==> flow/design.v <==
module SME(clk,reset,chardata,isstring,ispattern,valid,match,match_index);
  input clk;
  input reset;
  input [7:0] chardata;
  input isstring;
  input ispattern;
  output match;
  output [4:0] match_index;
  output valid;
  reg match;
  reg [4:0] match_index;
  reg valid;
  reg [7:0] string_data [31:0];
  reg [5:0] string_length;
  reg [7:0] pattern_data [7:0];
  reg [3:0] pattern_length;
  reg [1:0] state;
  reg [5:0] string_counter;
  reg [3:0] pattern_counter;
  reg fresh;             
  reg [5:0] head;        
  reg star_seen;         
  reg [3:0] star_pattern;  
  reg [5:0] star_string;   
  parameter DATA_READ   = 0;
  parameter FIND_HEAD   = 1;
  parameter CHECK_DATA  = 2;
  parameter DATA_OUT    = 3;
  always@(*) valid <= (state == DATA_OUT);
  wire anchored = (pattern_data[0] == "^");
  wire [7:0] pchar = pattern_data[pattern_counter[2:0]];
  wire [7:0] schar = string_data[string_counter[4:0]];
  wire [7:0] prev_char = string_data[head[4:0] - 5'd1];
  wire at_end = (string_counter >= string_length);
  always @(posedge clk or posedge reset) begin
    if(reset)begin
      state <= DATA_READ;
      string_length <= 0;
      pattern_length <= 0;
      match_index <= 0;
      match <= 0;
      fresh <= 1;
      head <= 0;
      star_seen <= 0;
    end
    else begin
      case(state)
        DATA_READ:begin
          if(isstring)begin
            if(fresh)begin
              string_length <= 1;
              string_data[0] <= chardata;
            end
            else begin
              string_length <= string_length + 1;
              string_data[string_length[4:0]] <= chardata;
            end
            pattern_length <= 0;
            fresh <= 0;
          end
          else if(ispattern)begin
            pattern_length <= pattern_length + 1;
            pattern_data[pattern_length[2:0]] <= chardata;
            fresh <= 0;
          end
          else if(pattern_length != 0)begin
            state <= FIND_HEAD;
            head <= 0;
          end
        end
        FIND_HEAD:begin
          if(head >= string_length)begin
            state <= DATA_OUT;
            match <= 0;
            match_index <= 0;
          end
          else if(anchored && head != 0 && prev_char != " ")begin
            head <= head + 1;
          end
          else begin
            state <= CHECK_DATA;
            string_counter <= head;
            pattern_counter <= anchored ? 4'd1 : 4'd0;
            star_seen <= 0;
          end
        end
        CHECK_DATA:begin
          if(pattern_counter >= pattern_length)begin  
            state <= DATA_OUT;
            match <= 1;
            match_index <= head[4:0];
          end
          else if(pchar == "*")begin
            star_seen <= 1;
            star_pattern <= pattern_counter + 1;
            star_string <= string_counter;
            pattern_counter <= pattern_counter + 1;
          end
          else if(pchar == "$" && at_end)begin
            pattern_counter <= pattern_counter + 1;
          end
          else if(!at_end && ( schar == pchar || pchar == "."
                              || (pchar == "$" && schar == " ") ))begin
            string_counter <= string_counter + 1;
            pattern_counter <= pattern_counter + 1;
          end
          else if(star_seen && star_string < string_length)begin
            star_string <= star_string + 1;
            string_counter <= star_string + 1;
            pattern_counter <= star_pattern;
          end
          else begin
            state <= FIND_HEAD;
            head <= head + 1;
          end
        end
        DATA_OUT:begin
          match <= 0;
          match_index <= 0;
          fresh <= 1;
          pattern_length <= 0;
          state <= DATA_READ;
          if(isstring)begin
            string_length <= 1;
            string_data[0] <= chardata;
            fresh <= 0;
          end
          else if(ispattern)begin
            pattern_length <= 1;
            pattern_data[0] <= chardata;
            fresh <= 0;
          end
        end
        default begin
          state <= DATA_READ;
        end
      endcase
    end
  end
endmodule
Ticket comment

Step by step through the tools: SME --
Tool output for the design above before and after an edit, in the order of the flow. Lines under "unedited" count in the file above, lines under "edited" in the edited file. "difference" is "edited" less "unedited", of the values as shown; "rel. change" is that difference over "unedited", in percent. Library cell names are shortened. A cell with - has no value.
Inputs: top module SME, clock port clk, standard-cell library sky130hd, library corner tt_025C_1v80

Diff --
Unified diff, file above to edited file. This change comes from a script, not from a designer. The edited design behaves differently; no optimisation was intended.
begin of diff
@@ -29,5 +29,5 @@
   always@(*) valid <= (state == DATA_OUT);
   wire anchored = (pattern_data[0] == "^");
-  wire [7:0] pchar = pattern_data[pattern_counter[2:0]];
+  wire [3:0] pchar = pattern_data[pattern_counter[2:0]];
   wire [7:0] schar = string_data[string_counter[4:0]];
   wire [7:0] prev_char = string_data[head[4:0] - 5'd1];
end of diff

After elaboration --
Counts by Yosys on the flattened word-level netlist (proc, flatten, opt, wreduce). Print and check cells are left out. Cells with the same type and inputs are merged into one.
Cells by class:
- bitwise gates (word level) | unedited 4, edited 3, difference -1, rel. change -25.00%
- equal/unequal tests | unedited 148, edited 134, difference -14, rel. change -9.46%
- $lt $le $gt $ge | unedited 4, edited 3, difference -1, rel. change -25.00%
- $add $sub $neg | unedited 7, edited 6, difference -1, rel. change -14.29%
- reductions and logical operators | unedited 73, edited 63, difference -10, rel. change -13.70%
- mux-type cells | unedited 81, edited 61, difference -20, rel. change -24.69%
Operator list:
- 2-to-1 mux 6 bit | unedited 23, edited 14, difference -9, rel. change -39.13%
- inequality test 2 bit with constant B | unedited 22, edited 17, difference -5, rel. change -22.73%
- 2-to-1 mux 1 bit | unedited 13, edited 9, difference -4, rel. change -30.77%
- inequality test 3 bit with constant B | unedited 8, edited 4, difference -4, rel. change -50.00%
- == test 8 x 6 -> 1 bit with constant B | unedited 4, edited 0, difference -4, rel. change -100.00%
- 2-to-1 mux 2 bit | unedited 10, edited 7, difference -3, rel. change -30.00%
- 2-to-1 mux 4 bit | unedited 9, edited 6, difference -3, rel. change -33.33%
- logical AND 1 bit | unedited 6, edited 3, difference -3, rel. change -50.00%
- logical OR 1 bit | unedited 2, edited 0, difference -2, rel. change -100.00%
- AND reduction 5 bit | unedited 40, edited 39, difference -1, rel. change -2.50%
- adder 6 x 1 -> 6 bit with constant B | unedited 4, edited 3, difference -1, rel. change -25.00%
- inverter 1 bit | unedited 4, edited 3, difference -1, rel. change -25.00%
- nonzero test 2 bit | unedited 3, edited 2, difference -1, rel. change -33.33%
- parallel mux 1 bit (select 2 bit) | unedited 2, edited 1, difference -1, rel. change -50.00%
- == test 8 bit | unedited 1, edited 0, difference -1, rel. change -100.00%
- < comparator 6 bit | unedited 1, edited 0, difference -1, rel. change -100.00%
- inequality test 5 bit with constant B | unedited 1, edited 0, difference -1, rel. change -100.00%
- parallel mux 8 bit (select 8 bit) | unedited 1, edited 0, difference -1, rel. change -100.00%
- AND reduction 11 bit | unedited 1, edited 0, difference -1, rel. change -100.00%
- AND reduction 4 bit | unedited 1, edited 0, difference -1, rel. change -100.00%
- AND reduction 9 bit | unedited 1, edited 0, difference -1, rel. change -100.00%
- == test 8 x 4 -> 1 bit | unedited 0, edited 1, difference +1
- parallel mux 4 bit (select 8 bit) | unedited 0, edited 1, difference +1
- == test 5 bit with constant B | unedited 48, edited 48, difference 0, rel. change 0.00%
- == test 5 x 4 -> 1 bit with constant B | unedited 24, edited 24, difference 0, rel. change 0.00%
- == test 5 x 3 -> 1 bit with constant B | unedited 12, edited 12, difference 0, rel. change 0.00%
- 2-to-1 mux 8 bit | unedited 9, edited 9, difference 0, rel. change 0.00%
- == test 3 bit with constant B | unedited 8, edited 8, difference 0, rel. change 0.00%
Not every row of either side is listed.
Word-level totals:
- word-level cells | unedited 369, edited 319, difference -50, rel. change -13.55%
- bits of input ports | unedited 12, edited 12, difference 0, rel. change 0.00%
- register bits | unedited 366, edited 327, difference -39, rel. change -10.66%

Longest topological paths --
Longest topological path by Yosys (ltp), each cell counted once; first at word level (registers and memories cut), then after technology mapping (sequential cells cut; the memories' decode and read muxes count).
Depth:
- depth in word-level cells | unedited 11, edited 8, difference -3, rel. change -27.27%
- ABC_AREA | unedited 0, edited 0
- depth in mapped cells | unedited 20, edited 18, difference -2, rel. change -10.00%
- depth with buffers taken out | unedited 14, edited 13, difference -1, rel. change -7.14%

Synthesis result --
The flow's flattened synthesis, as Yosys stat reports it; memories are mapped. The netlist is that of the ABC_AREA named above (0 if unset); the other value can give another one.
Mapped netlist:
- sequential area (mm²) | unedited 0.010913, edited 0.0097468, difference -0.0011662, rel. change -10.69%
- chip area (Yosys) (mm²) | unedited 0.0192935, edited 0.0164458, difference -0.0028477, rel. change -14.76%
- flip-flops | unedited 368, edited 329, difference -39, rel. change -10.60%
- cells in the netlist | unedited 1637, edited 1366, difference -271, rel. change -16.55%
Cell types:
- edfxtp_1 | unedited 340, edited 302, difference -38, rel. change -11.18%
- mux2i_1 | unedited 63, edited 34, difference -29, rel. change -46.03%
- nor3_1 | unedited 46, edited 23, difference -23, rel. change -50.00%
- o21ai_0 | unedited 81, edited 60, difference -21, rel. change -25.93%
- a21oi_1 | unedited 56, edited 35, difference -21, rel. change -37.50%
- nand2_1 | unedited 109, edited 90, difference -19, rel. change -17.43%
- mux2_2 | unedited 31, edited 13, difference -18, rel. change -58.06%
- a22o_1 | unedited 31, edited 15, difference -16, rel. change -51.61%
- and2_1 | unedited 24, edited 10, difference -14, rel. change -58.33%
- clkbuf_1 | unedited 73, edited 60, difference -13, rel. change -17.81%
- a32oi_1 | unedited 6, edited 19, difference +13, rel. change +216.67%
- a31oi_1 | unedited 26, edited 14, difference -12, rel. change -46.15%
- nor4_1 | unedited 23, edited 12, difference -11, rel. change -47.83%
- nand4_1 | unedited 13, edited 24, difference +11, rel. change +84.62%
- nand3b_1 | unedited 12, edited 2, difference -10, rel. change -83.33%
- a311oi_1 | unedited 11, edited 2, difference -9, rel. change -81.82%
- o2111ai_1 | unedited 12, edited 4, difference -8, rel. change -66.67%
- a22oi_1 | unedited 47, edited 40, difference -7, rel. change -14.89%
Not every row of either side is listed.

Timing after synthesis --
Path of least setup slack by OpenSTA after synthesis, without wires, with an ideal clock, recovery checks aside; 20% of the period is set as input and as output delay. Where synthesis merged equal registers, the netlist keeps one of their names.
Timing path after synthesis:
- path type | unedited flip-flop to flip-flop, edited flip-flop to flip-flop
- start point | unedited reg pattern_counter[2], edited reg head[0]
- end point | unedited reg string_counter[0], edited reg pattern_counter[0]
- path delay (ns) | unedited 4.921, edited 4.255, difference -0.666, rel. change -13.53%
- stages on the path | unedited 20, edited 15, difference -5, rel. change -25.00%
- path slack (ns) | unedited 1.278, edited 1.944, difference +0.666
- path buffers | unedited 6, edited 4, difference -2, rel. change -33.33%
- time at the first pin (ns) | unedited 0.000, edited 0.000, difference 0.000
- clock period (ns) | unedited 6.2, edited 6.2, difference 0.0, rel. change 0.00%
- data arrival time (ns) | unedited 4.542, edited 3.875, difference -0.667, rel. change -14.69%
- synthesis period reached (ns) | unedited 4.922, edited 4.256, difference -0.666, rel. change -13.53%
"path delay" is the arrival time less input delay plus setup time. "stages on the path" counts driving pins, that of a launching flip-flop among them; a cell with two outputs on the path counts twice. "synthesis period reached" = period - worst setup slack (recovery checks aside). The figure is calculated, with input and output delays left at 20% of the set period. The rows between start and end are the longest chain of elaborated cells between them; the timing report does not say that the signal goes this way. Where chains are equally long, one stands for them. A line is the first line of the expression or statement that the cell stems from. Yosys adds cells for indexed reads and writes and turns some case tables into memories. A register here has more assigning lines than the two given. unedited: Only ways into the end's enable, where the timed path ends, are counted here.
Between the ends, after synthesis, unedited: path through edfxtp_1 buf_2 buf_1 inv_1 ha_1 buf_6 or4_4 buf_6 or2_0 buf_6 o22ai_4 nor4b_2 and4_1 o2111ai_1 a2111oi_4 a211oi_2 nor2_4 buf_6 o21bai_1 a211oi_1, cells in the longest elaborated chain 8
Ends and longest elaborated chain, after synthesis, unedited:
- from (decl) | line 19 | reg [3:0] pattern_counter;
- from (assign) | line 83 | pattern_counter <= anchored ? 4'd1 : 4'd0;
- from (assign) | line 97 | pattern_counter <= pattern_counter + 1;
- == test 3 bit | line 31 | wire [7:0] pchar = pattern_data[pattern_counter[2:0]];
- parallel mux 8 bit (select 8 bit) | line 31
- == test 8 bit | line 102 | else if(!at_end && ( schar == pchar || pchar == "."
- logical OR 1 bit (2 in a row) | line 102
- logical AND 1 bit | line 102
- inequality test 3 bit
- AND reduction 8 bit
- to (assign) | line 104 | string_counter <= string_counter + 1;
- to (assign) | line 109 | string_counter <= star_string + 1;
- to (decl) | line 18 | reg [5:0] string_counter;
edited: Only ways into the end's enable, where the timed path ends, are counted here.
Between the ends, after synthesis, edited: path through dfrtp_1 clkbuf_1 inv_1 ha_1 buf_4 clkbuf_1 mux2i_1 o22ai_1 clkbuf_1 o211ai_1 nand2_1 or4_1 nor4_4 a31oi_1 a21oi_1, cells in the longest elaborated chain 7
Ends and longest elaborated chain, after synthesis, edited:
- from (decl) | line 21 | reg [5:0] head;
- from (assign) | line 78 | head <= head + 1;
- from (assign) | line 114 | head <= head + 1;
- subtractor 5 x 1 -> 5 bit | line 33 | wire [7:0] prev_char = string_data[head[4:0] - 5'd1];
- == test 5 bit | line 33
- parallel mux 8 bit (select 32 bit) | line 33
- inequality test 8 x 6 -> 1 bit | line 77 | else if(anchored && head != 0 && prev_char != " ")begin
- logical AND 1 bit | line 77
- inequality test 2 bit
- AND reduction 6 bit
- to (assign) | line 83 | pattern_counter <= anchored ? 4'd1 : 4'd0;
- to (assign) | line 97 | pattern_counter <= pattern_counter + 1;
- to (decl) | line 19 | reg [3:0] pattern_counter;

Path in the finished layout --
Path of least setup slack in the final report of the runs of pair A (OpenROAD, finished layout, wires in). Where an end is a register, its clock arrival counts in the times.
Timing path after layout:
- path type | unedited flip-flop to flip-flop, edited flip-flop to flip-flop
- start point | unedited reg string_counter[0], edited reg head[0]
- end point | unedited reg pattern_counter[1], edited reg head[0]
- clock period (ns) | unedited 5.78, edited 5.78, difference 0.00, rel. change 0.00%
- data arrival time (ns) | unedited 5.52, edited 5.32, difference -0.20, rel. change -3.62%
- path slack (ns) | unedited 0.54, edited 0.92, difference +0.38
- path buffers | unedited 1, edited 0, difference -1, rel. change -100.00%
- stages on the path | unedited 15, edited 13, difference -2, rel. change -13.33%
- time at the first pin (ns) | unedited 0.57, edited 0.57, difference 0.00, rel. change 0.00%
The rows between start and end are the longest chain of elaborated cells between them; the timing report does not say that the signal goes this way. Where chains are equally long, one stands for them. A register here has more assigning lines than the two given. unedited: Only ways into the end's enable, where the timed path ends, are counted here.
Between the ends, after layout, unedited: path through edfxtp_1 inv_1 ha_1 nor3_1 and3_1 nor4_1 o2111ai_1 o221a_2 nor4_1 nor4b_4 a211oi_2 nor2_4 nor3_1 a211oi_1 buf_4, cells in the longest elaborated chain 8
Ends and longest elaborated chain, after layout, unedited:
- from (decl) | line 18 | reg [5:0] string_counter;
- from (assign) | line 82 | string_counter <= head;
- from (assign) | line 104 | string_counter <= string_counter + 1;
- == test 5 bit | line 32 | wire [7:0] schar = string_data[string_counter[4:0]];
- parallel mux 8 bit (select 32 bit) | line 32
- == test 8 bit | line 102 | else if(!at_end && ( schar == pchar || pchar == "."
- logical OR 1 bit (2 in a row) | line 102
- logical AND 1 bit | line 102
- inequality test 5 bit
- AND reduction 6 bit
- to (assign) | line 100 | pattern_counter <= pattern_counter + 1;
- to (assign) | line 105 | pattern_counter <= pattern_counter + 1;
- to (decl) | line 19 | reg [3:0] pattern_counter;
Between the ends, after layout, edited: path through dfrtp_1 inv_1 ha_1 nor3b_4 xnor2_2 a21oi_1 o21ai_0 or4b_1 or4_4 nor4_4 a41oi_2 nand2_2 mux2_1, cells in the longest elaborated chain 8
Ends and longest elaborated chain, after layout, edited:
- from (decl) | line 21 | reg [5:0] head;
- from (assign) | line 78 | head <= head + 1;
- from (assign) | line 114 | head <= head + 1;
- subtractor 5 x 1 -> 5 bit | line 33 | wire [7:0] prev_char = string_data[head[4:0] - 5'd1];
- == test 5 bit | line 33
- parallel mux 8 bit (select 32 bit) | line 33
- inequality test 8 x 6 -> 1 bit | line 77 | else if(anchored && head != 0 && prev_char != " ")begin
- logical AND 1 bit | line 77
- 2-to-1 mux 6 bit | line 77
- 2-to-1 mux 6 bit | line 72 | if(head >= string_length)begin
- parallel mux 6 bit (select 3 bit) | line 47 | case(state)
- to (assign) | line 78
- to (assign) | line 114
- to (decl) | line 21

Flow runs --
Both versions went through the flow (Yosys, OpenROAD) with the same settings in each pair. Constraints: input delay and output delay 20% of the set period each, output load 0.01 pF.
Flow settings, pair A: period_ns 5.78, CAP_MARGIN 20, CORE_MARGIN 2, CORE_UTILIZATION 40, SLEW_MARGIN 20
Measured results, pair A:
- area inside the die boundary (mm²) | unedited 0.0500059, edited 0.0427518, difference -0.0072541, rel. change -14.51%
- total negative setup slack (ns) | unedited 0.000, edited 0.000, difference 0.000
- worst hold slack after layout (ns) | unedited 0.481, edited 0.496, difference +0.015
- standard-cell area after layout (mm²) | unedited 0.0215181, edited 0.0186704, difference -0.0028477, rel. change -13.23%
- utilization | unedited 0.452, edited 0.458, difference +0.006
- mapped cell area after synthesis (mm²) | unedited 0.0192935, edited 0.0164458, difference -0.0028477, rel. change -14.76%
- power consumption (mW) | unedited 7.385, edited 7.624, difference +0.239, rel. change +3.24%
- clock period achieved (ns) | unedited 5.240, edited 4.862, difference -0.378, rel. change -7.21%
- worst setup slack after layout (ns) | unedited 0.540, edited 0.918, difference +0.378
Flow settings, pair B: CORE_UTILIZATION 25, CTS_CLUSTER_DIAMETER 160, GPL_ROUTABILITY_DRIVEN 0, PLACE_DENSITY_LB_ADDON 0.27, SETUP_SLACK_MARGIN 0.51, period_ns 3.39, CAP_MARGIN 20, CORE_MARGIN 2, SLEW_MARGIN 20
Measured results, pair B:
- area inside the die boundary (mm²) | unedited 0.0794112, edited 0.0678498, difference -0.0115614, rel. change -14.56%
- total negative setup slack (ns) | unedited -28.936, edited -2.607, difference +26.329
- worst hold slack after layout (ns) | unedited 0.481, edited 0.473, difference -0.008
- standard-cell area after layout (mm²) | unedited 0.026279, edited 0.0215044, difference -0.0047746, rel. change -18.17%
- utilization | unedited 0.345, edited 0.329, difference -0.016
- mapped cell area after synthesis (mm²) | unedited 0.0192935, edited 0.0164458, difference -0.0028477, rel. change -14.76%
- power consumption (mW) | unedited 14.252, edited 14.508, difference +0.256, rel. change +1.80%
- clock period achieved (ns) | unedited 4.199, edited 3.583, difference -0.616, rel. change -14.67%
- worst setup slack after layout (ns) | unedited -0.809, edited -0.193, difference +0.616
"clock period achieved": clock period set for the run, less the worst setup slack. It is reckoned from that one timing run; input and output delays stay at 20% of the period that was set. "power consumption" rests on the timing tool's default activity at the inputs, not on a simulated workload.
